==> flow/design.v <==
module non_restoring_divider #(
    parameter DATA_WIDTH = 32
) (
    input  logic                    clk_i,
    input  logic                    clk_en_i,
    input  logic                    rst_n_i,
    input  logic [DATA_WIDTH - 1:0] dividend_i,
    input  logic [DATA_WIDTH - 1:0] divisor_i,
    input  logic                    data_valid_i,
    output logic [DATA_WIDTH - 1:0] quotient_o,
    output logic [DATA_WIDTH - 1:0] remainder_o,
    output logic                    divide_by_zero_o,
    output logic                    data_valid_o,
    output logic                    idle_o
);
    localparam COUNTER_WIDTH = $clog2(DATA_WIDTH);
    typedef enum logic [1:0] {IDLE, DIVIDE, RESTORE} fsm_state_t;
    typedef struct packed {
        logic                    rem_sign;
        logic [DATA_WIDTH - 1:0] remainder;
        logic [DATA_WIDTH - 1:0] quotient;
    } result_t;
    fsm_state_t state_CRT, state_NXT;
        always_ff @(posedge clk_i) begin : state_register
            if (!rst_n_i) begin
                state_CRT <= IDLE;
            end else if (clk_en_i) begin
                state_CRT <= state_NXT;
            end
        end : state_register
    result_t partial_CRT, partial_NXT;
    logic [DATA_WIDTH - 1:0] divisor_CRT, divisor_NXT;
        always_ff @(posedge clk_i) begin : datapath_register
            if (clk_en_i) begin
                partial_CRT <= partial_NXT;
                divisor_CRT <= divisor_NXT;
            end
        end : datapath_register
    logic [COUNTER_WIDTH - 1:0] iter_count_CRT, iter_count_NXT;
        always_ff @(posedge clk_i) begin : counter 
            if (clk_en_i) begin
                iter_count_CRT <= iter_count_NXT;
            end
        end : counter 
    logic divide_by_zero_CRT, divide_by_zero_NXT;
        always_ff @(posedge clk_i) begin : status_register
            if (!rst_n_i) begin
                divide_by_zero_CRT <= 1'b0;
            end else if (clk_en_i) begin
                divide_by_zero_CRT <= divide_by_zero_NXT;
            end
        end : status_register
    result_t pair_shifted;
        always_comb begin : fsm_logic 
            divide_by_zero_NXT = divide_by_zero_CRT;
            iter_count_NXT = iter_count_CRT;
            partial_NXT = partial_CRT;
            divisor_NXT = divisor_CRT;
            state_NXT = state_CRT;
            pair_shifted = 'b0;
            remainder_o = partial_CRT.remainder;
            data_valid_o = 1'b0;
            idle_o = 1'b0;
            case (state_CRT) 
                IDLE: begin 
                    if (data_valid_i) begin
                        state_NXT = DIVIDE;
                    end
                    divide_by_zero_NXT = (divisor_i == '0);
                    partial_NXT.rem_sign = 1'b0;
                    partial_NXT.quotient = dividend_i;
                    partial_NXT.remainder = '0;
                    divisor_NXT = divisor_i;
                    iter_count_NXT = '0;
                    idle_o = 1'b1;
                end
                DIVIDE: begin
                    state_NXT = (iter_count_CRT == (DATA_WIDTH - 1)) ? RESTORE : state_CRT;
                    iter_count_NXT = iter_count_CRT + 1;
                    pair_shifted = partial_CRT << 1; 
                    if (partial_CRT.rem_sign) begin
                        {partial_NXT.rem_sign, partial_NXT.remainder} = {pair_shifted.rem_sign, pair_shifted.remainder} + divisor_CRT;
                    end else begin
                        {partial_NXT.rem_sign, partial_NXT.remainder} = {pair_shifted.rem_sign, pair_shifted.remainder} - divisor_CRT;
                    end
                    partial_NXT.quotient = {pair_shifted.quotient[DATA_WIDTH - 1:1], !partial_NXT.rem_sign};
                end
                RESTORE: begin
                    state_NXT = IDLE;
                    data_valid_o = 1'b1;
                    idle_o = 1'b0;
                    if (partial_CRT.rem_sign) begin
                        {partial_NXT.rem_sign, partial_NXT.remainder} = {partial_CRT.rem_sign, partial_CRT.remainder} + divisor_CRT;
                    end
                    remainder_o = partial_NXT.remainder;
                end
            endcase
        end : fsm_logic
    assign quotient_o = partial_CRT.quotient;
    assign divide_by_zero_o = divide_by_zero_CRT;
endmodule
# Tool chain data of non_restoring_divider
# Module non_restoring_divider before and after one edit of its RTL, step after step.
# "orig" refers to lines of the RTL above, "edited" to lines of the edited file.
# "change": "edited" minus "orig" as printed here. "change_rel_pct": 100 x difference / "orig".
# The mark -- stands for no value.
[setup]
design = "non_restoring_divider"
clk_port = "clk_i"
library = "sky130hd"
pvt_corner = "tt_025C_1v80"

# Edit of the RTL
# The edit as a unified diff against the file above.
# A script made this edit. It changes what the design does and was not meant as an optimisation.
# begin of diff
@@ -76,5 +76,5 @@
                 end
                 DIVIDE: begin
-                    state_NXT = (iter_count_CRT == (DATA_WIDTH - 1)) ? RESTORE : state_CRT;
+                    state_NXT = (iter_count_CRT < (DATA_WIDTH - 1)) ? RESTORE : state_CRT;
                     iter_count_NXT = iter_count_CRT + 1;
                     pair_shifted = partial_CRT << 1; 
# end of diff

# Word-level counts
# Yosys after proc, flatten, opt, wreduce and memory -nomap, before mapping. Memory bits, and registers merged into a memory's read port (data or address), are not among the register bits. Print and check cells are not counted. Equal cells are merged and count once.
[op_classes]
columns = ["element", "orig", "edited", "change", "change_rel_pct"]
rows = [
  ["mux", 13, 13, 0, 0.00],
  ["add_sub_neg", 4, 4, 0, 0.00],
  ["compare", 0, 1, 1, "--"],
  ["equal", 5, 4, -1, -20.00],
  ["reduce_and_logical", 9, 9, 0, 0.00],
]
[op_table]
columns = ["cell", "orig", "edited", "change", "change_rel_pct"]
rows = [
  ["5-bit equality test with constant B", 1, 0, -1, -100.00],
  ["5-bit less-than comparator with constant B", 0, 1, 1, "--"],
]
# Unchanged operator kinds not shown: 22.
[word_totals]
columns = ["element", "orig", "edited", "change", "change_rel_pct"]
rows = [
  ["word_cells", 37, 37, 0, 0.00],
  ["out_inout_bits", 67, 67, 0, 0.00],
  ["input_bits", 68, 68, 0, 0.00],
  ["ff_bits", 105, 105, 0, 0.00],
]

# Depth
# Depth = most cells in a row (Yosys ltp): at word level without a register or memory, in the mapped netlist without a sequential cell, where the memories' decode and read muxes count.
[logic_depth]
columns = ["element", "orig", "edited", "change", "change_rel_pct"]
rows = [
  ["depth_word", 5, 5, 0, 0.00],
  ["ABC_AREA", "0", "0", "--", "--"],
  ["depth_mapped", 19, 17, -2, -10.53],
  ["depth_no_buf", 19, 17, -2, -10.53],
]

# Synthesis result
# Yosys stat after the flow's synthesis: flattened, memories mapped to cells. It holds for the ABC_AREA given above (unset counts as 0); a run with the other value may have another netlist.
[mapped]
columns = ["element", "orig", "edited", "change", "change_rel_pct"]
rows = [
  ["seq_area_um2", 3143.0, 3143.0, 0.0, 0.00],
  ["cell_count", 933, 966, 33, 3.54],
  ["yosys_area_um2", 8695.8, 9072.5, 376.7, 4.33],
  ["ffs", 106, 106, 0, 0.00],
]
[types]
columns = ["cell", "orig", "edited", "change", "change_rel_pct"]
rows = [
  ["sky130_fd_sc_hd__o21ai_0", 60, 44, -16, -26.67],
  ["sky130_fd_sc_hd__nand2_1", 102, 109, 7, 6.86],
  ["sky130_fd_sc_hd__xor2_1", 48, 41, -7, -14.58],
  ["sky130_fd_sc_hd__mux2i_1", 9, 16, 7, 77.78],
  ["sky130_fd_sc_hd__o211ai_1", 8, 15, 7, 87.50],
  ["sky130_fd_sc_hd__a21oi_1", 76, 70, -6, -7.89],
  ["sky130_fd_sc_hd__xnor2_1", 36, 42, 6, 16.67],
  ["sky130_fd_sc_hd__a21o_1", 25, 31, 6, 24.00],
  ["sky130_fd_sc_hd__nor2b_1", 9, 3, -6, -66.67],
  ["sky130_fd_sc_hd__and2_1", 8, 2, -6, -75.00],
  ["sky130_fd_sc_hd__o21ai_1", 3, 9, 6, 200.00],
  ["sky130_fd_sc_hd__nor3_1", 20, 15, -5, -25.00],
  ["sky130_fd_sc_hd__o22ai_1", 9, 14, 5, 55.56],
  ["sky130_fd_sc_hd__nand3b_1", 0, 5, 5, "--"],
  ["sky130_fd_sc_hd__and4_1", 2, 6, 4, 200.00],
  ["sky130_fd_sc_hd__nor2_1", 60, 63, 3, 5.00],
  ["sky130_fd_sc_hd__a31oi_1", 11, 8, -3, -27.27],
  ["sky130_fd_sc_hd__nand4_1", 8, 11, 3, 37.50],
]
# Unchanged cell types not shown: 18.
# Not every row of either side is listed.

# Worst setup path after synthesis
# OpenSTA on the mapped netlist: ideal clock, no wires. The path of least setup slack (recovery checks aside). Input and output delay are each 20% of the period. Register names are those of the netlist, which keeps one name where synthesis merged equal registers.
[synth_timing]
columns = ["element", "orig", "edited", "change", "change_rel_pct"]
rows = [
  ["path_type", "register to output", "register to register", "--", "--"],
  ["from", "reg partial_CRT", "reg divisor_CRT[4]", "--", "--"],
  ["to", "out remainder_o[30]", "reg partial_CRT", "--", "--"],
  ["stages", 12, 16, 4, 33.33],
  ["setup_slack_ps", 2073, 2138, 65, "--"],
  ["path_delay_ps", 2727, 3862, 1135, 41.62],
  ["period_ps", 6000, 6000, 0, 0.00],
  ["required_ps", 4800, 5741, 941, 19.60],
  ["arrival_ps", 2727, 3603, 876, 32.12],
  ["synth_period_reached_ps", 3927, 3862, -65, -1.66],
]
# "path_delay_ps" is the arrival time less input delay plus setup time.
# A path that ends at an output port has no setup time.
# "stages" counts driving pins, that of a launching flip-flop among them; a cell with two outputs on the path counts twice.
# "synth_period_reached_ps" is the clock period less the worst setup slack; recovery checks do not enter. This is arithmetic on one report: input and output delays are still those of the set period (20% each).
# Where an end lacks its bit number, it is one bit of the signal, or one of the new flip-flops if synthesis recoded a state register.
# Between the ends stands the longest chain of elaborated cells between them, by number of cells; it is not shown to be the way that was timed. Of several equally long chains one is given.
# Each line given opens the expression or statement behind the cell; cells for indexed reads and writes are added by Yosys, which also makes memories of some case tables.
[synth_via_orig]
cell_sequence = "sky130_fd_sc_hd__edfxtp_1 -> sky130_fd_sc_hd__ha_1 -> sky130_fd_sc_hd__fa_1 -> sky130_fd_sc_hd__a211oi_1 -> sky130_fd_sc_hd__o21ai_0 -> sky130_fd_sc_hd__a21oi_1 -> sky130_fd_sc_hd__o21ai_1 -> sky130_fd_sc_hd__o211ai_2 -> sky130_fd_sc_hd__nand2_1 -> sky130_fd_sc_hd__a221oi_1 -> sky130_fd_sc_hd__xnor2_1 -> sky130_fd_sc_hd__a221o_1"
elab_chain_cells = 3
cells_between = 3
lines_between = 3
cone_classes = "add/sub (1); mux (2)"
[synth_rtl_orig]
columns = ["element", "line_no", "rtl"]
rows = [
  ["from (decl)", 31, "result_t partial_CRT, partial_NXT;"],
  ["from (assign)", 35, "partial_CRT <= partial_NXT;"],
  ["33-bit by 32-bit adder with 33-bit output", 93, "{partial_NXT.rem_sign, partial_NXT.remainder} = {partial_CRT.rem_sign, partial_CRT.remainder} + divisor_CRT;"],
  ["33-bit two-way mux", 92, "if (partial_CRT.rem_sign) begin"],
  ["32-bit two-way mux", 64, "case (state_CRT)"],
  ["to (decl)", 11, "output logic [DATA_WIDTH - 1:0] remainder_o,"],
]
[synth_via_edited]
cell_sequence = "sky130_fd_sc_hd__edfxtp_1 -> sky130_fd_sc_hd__or3_4 -> sky130_fd_sc_hd__or3_1 -> sky130_fd_sc_hd__nor4_4 -> sky130_fd_sc_hd__a21oi_1 -> sky130_fd_sc_hd__xor2_1 -> sky130_fd_sc_hd__ha_1 -> sky130_fd_sc_hd__buf_2 -> sky130_fd_sc_hd__a21oi_1 -> sky130_fd_sc_hd__o221ai_1 -> sky130_fd_sc_hd__a211o_1 -> sky130_fd_sc_hd__a21oi_2 -> sky130_fd_sc_hd__nand4_1 -> sky130_fd_sc_hd__a31oi_1 -> sky130_fd_sc_hd__mux2i_1 -> sky130_fd_sc_hd__a211o_1"
elab_chain_cells = 4
cells_between = 7
lines_between = 6
cone_classes = "add/sub (3); mux (4)"
[synth_rtl_edited]
columns = ["element", "line_no", "rtl"]
rows = [
  ["from (decl)", 32, "logic [DATA_WIDTH - 1:0] divisor_CRT, divisor_NXT;"],
  ["from (assign)", 36, "divisor_CRT <= divisor_NXT;"],
  ["33-bit by 32-bit subtractor with 33-bit output", 84, "{partial_NXT.rem_sign, partial_NXT.remainder} = {pair_shifted.rem_sign, pair_shifted.remainder} - divisor_CRT;"],
  ["33-bit two-way mux", 81, "if (partial_CRT.rem_sign) begin"],
  ["33-bit two-way mux", 64, "case (state_CRT)"],
  ["32-bit case mux with 3-bit select", 64, ""],
  ["to (assign)", 35, "partial_CRT <= partial_NXT;"],
  ["to (decl)", 31, "result_t partial_CRT, partial_NXT;"],
]

# Timing after layout
# Path of least setup slack in the final report of the runs of pair 1 (OpenROAD, finished layout, wires in). Where an end is a register, its clock arrival counts in the times.
# The report prints the path's times to 10 ps; the period is as set.
[layout_timing]
columns = ["element", "orig", "edited", "change", "change_rel_pct"]
rows = [
  ["path_type", "register to output", "register to output", "--", "--"],
  ["from", "reg divisor_CRT[0]", "reg divisor_CRT[7]", "--", "--"],
  ["to", "out remainder_o[30]", "out remainder_o[28]", "--", "--"],
  ["setup_slack_ps", 810, 980, 170, "--"],
  ["required_ps", 4800, 4800, 0, 0.00],
  ["period_ps", 6000, 6000, 0, 0.00],
  ["stages", 13, 11, -2, -15.38],
  ["arrival_ps", 3990, 3820, -170, -4.26],
]
# Between the ends stands the longest chain of elaborated cells between them, by number of cells; it is not shown to be the way that was timed. Of several equally long chains one is given.
[layout_via_orig]
cell_sequence = "sky130_fd_sc_hd__edfxtp_1 -> sky130_fd_sc_hd__ha_1 -> sky130_fd_sc_hd__fa_1 -> sky130_fd_sc_hd__a211oi_1 -> sky130_fd_sc_hd__o21ai_0 -> sky130_fd_sc_hd__a21oi_1 -> sky130_fd_sc_hd__o21ai_1 -> sky130_fd_sc_hd__o211ai_2 -> sky130_fd_sc_hd__nand2_1 -> sky130_fd_sc_hd__a221oi_1 -> sky130_fd_sc_hd__xnor2_1 -> sky130_fd_sc_hd__a221o_1 -> sky130_fd_sc_hd__clkdlybuf4s50_1"
elab_chain_cells = 3
cells_between = 3
lines_between = 3
cone_classes = "add/sub (1); mux (2)"
[layout_rtl_orig]
columns = ["element", "line_no", "rtl"]
rows = [
  ["from (decl)", 32, "logic [DATA_WIDTH - 1:0] divisor_CRT, divisor_NXT;"],
  ["from (assign)", 36, "divisor_CRT <= divisor_NXT;"],
  ["33-bit by 32-bit adder with 33-bit output", 93, "{partial_NXT.rem_sign, partial_NXT.remainder} = {partial_CRT.rem_sign, partial_CRT.remainder} + divisor_CRT;"],
  ["33-bit two-way mux", 92, "if (partial_CRT.rem_sign) begin"],
  ["32-bit two-way mux", 64, "case (state_CRT)"],
  ["to (decl)", 11, "output logic [DATA_WIDTH - 1:0] remainder_o,"],
]
[layout_via_edited]
cell_sequence = "sky130_fd_sc_hd__edfxtp_1 -> sky130_fd_sc_hd__ha_1 -> sky130_fd_sc_hd__nand2_1 -> sky130_fd_sc_hd__o21a_1 -> sky130_fd_sc_hd__a311oi_4 -> sky130_fd_sc_hd__o2111ai_2 -> sky130_fd_sc_hd__a31oi_1 -> sky130_fd_sc_hd__a31oi_1 -> sky130_fd_sc_hd__xnor2_1 -> sky130_fd_sc_hd__mux2_2 -> sky130_fd_sc_hd__clkdlybuf4s50_1"
elab_chain_cells = 3
cells_between = 3
lines_between = 3
cone_classes = "add/sub (1); mux (2)"
[layout_rtl_edited]
columns = ["element", "line_no", "rtl"]
rows = [
  ["from (decl)", 32, "logic [DATA_WIDTH - 1:0] divisor_CRT, divisor_NXT;"],
  ["from (assign)", 36, "divisor_CRT <= divisor_NXT;"],
  ["33-bit by 32-bit adder with 33-bit output", 93, "{partial_NXT.rem_sign, partial_NXT.remainder} = {partial_CRT.rem_sign, partial_CRT.remainder} + divisor_CRT;"],
  ["33-bit two-way mux", 92, "if (partial_CRT.rem_sign) begin"],
  ["32-bit two-way mux", 64, "case (state_CRT)"],
  ["to (decl)", 11, "output logic [DATA_WIDTH - 1:0] remainder_o,"],
]

# Measured runs
# Both versions went through the flow (Yosys, OpenROAD) with the same settings in each pair. Constraints: input delay and output delay 20% of the set period each, output load 0.01 pF.
[settings_pair_1]
period_ns = 6.0
CAP_MARGIN = 20
CORE_MARGIN = 2
CORE_UTILIZATION = 40
SLEW_MARGIN = 20
[measured_pair_1]
columns = ["element", "orig", "edited", "change", "change_rel_pct"]
rows = [
  ["worstSetupSlack_ps", 806, 978, 172, "--"],
  ["design_power_mw", 2.619, 2.636, 0.017, 0.65],
  ["final_setup_tns_ps", 0, 0, 0, "--"],
  ["yosys.chip_area_um2", 8695.8, 9072.5, 376.7, 4.33],
  ["hold_ws_ps", 516, 503, -13, "--"],
  ["layout_utilization_frac", 0.493, 0.48, -0.013, "--"],
  ["achieved_period_ps", 5194, 5022, -172, -3.31],
  ["finish.stdcell_area_um2", 10430.0, 10774.1, 344.1, 3.30],
  ["final_die_area_um2", 22935.6, 23901.2, 965.6, 4.21],
]
[settings_pair_2]
CAP_MARGIN = 25
CELL_PAD_IN_SITES_DETAIL_PLACEMENT = 2
CELL_PAD_IN_SITES_GLOBAL_PLACEMENT = 0
CORE_UTILIZATION = 36
GPL_TIMING_DRIVEN = 0
PLACE_DENSITY_LB_ADDON = 0.15
TNS_END_PERCENT = 10
period_ns = 6.55
CORE_MARGIN = 2
SLEW_MARGIN = 20
[measured_pair_2]
columns = ["element", "orig", "edited", "change", "change_rel_pct"]
rows = [
  ["worstSetupSlack_ps", 456, 834, 378, "--"],
  ["design_power_mw", 2.607, 2.558, -0.049, -1.88],
  ["final_setup_tns_ps", 0, 0, 0, "--"],
  ["yosys.chip_area_um2", 8695.8, 9072.5, 376.7, 4.33],
  ["hold_ws_ps", 556, 541, -15, "--"],
  ["layout_utilization_frac", 0.458, 0.447, -0.011, "--"],
  ["achieved_period_ps", 6094, 5716, -378, -6.20],
  ["finish.stdcell_area_um2", 10802.9, 11164.5, 361.6, 3.35],
  ["final_die_area_um2", 25414.7, 26487.6, 1072.9, 4.22],
]
# "achieved_period_ps": clock period set for the run, less the worst setup slack. It is reckoned from that one timing run; input and output delays stay at 20% of the period that was set.
# "design_power_mw" rests on the timing tool's default activity at the inputs, not on a simulated workload.
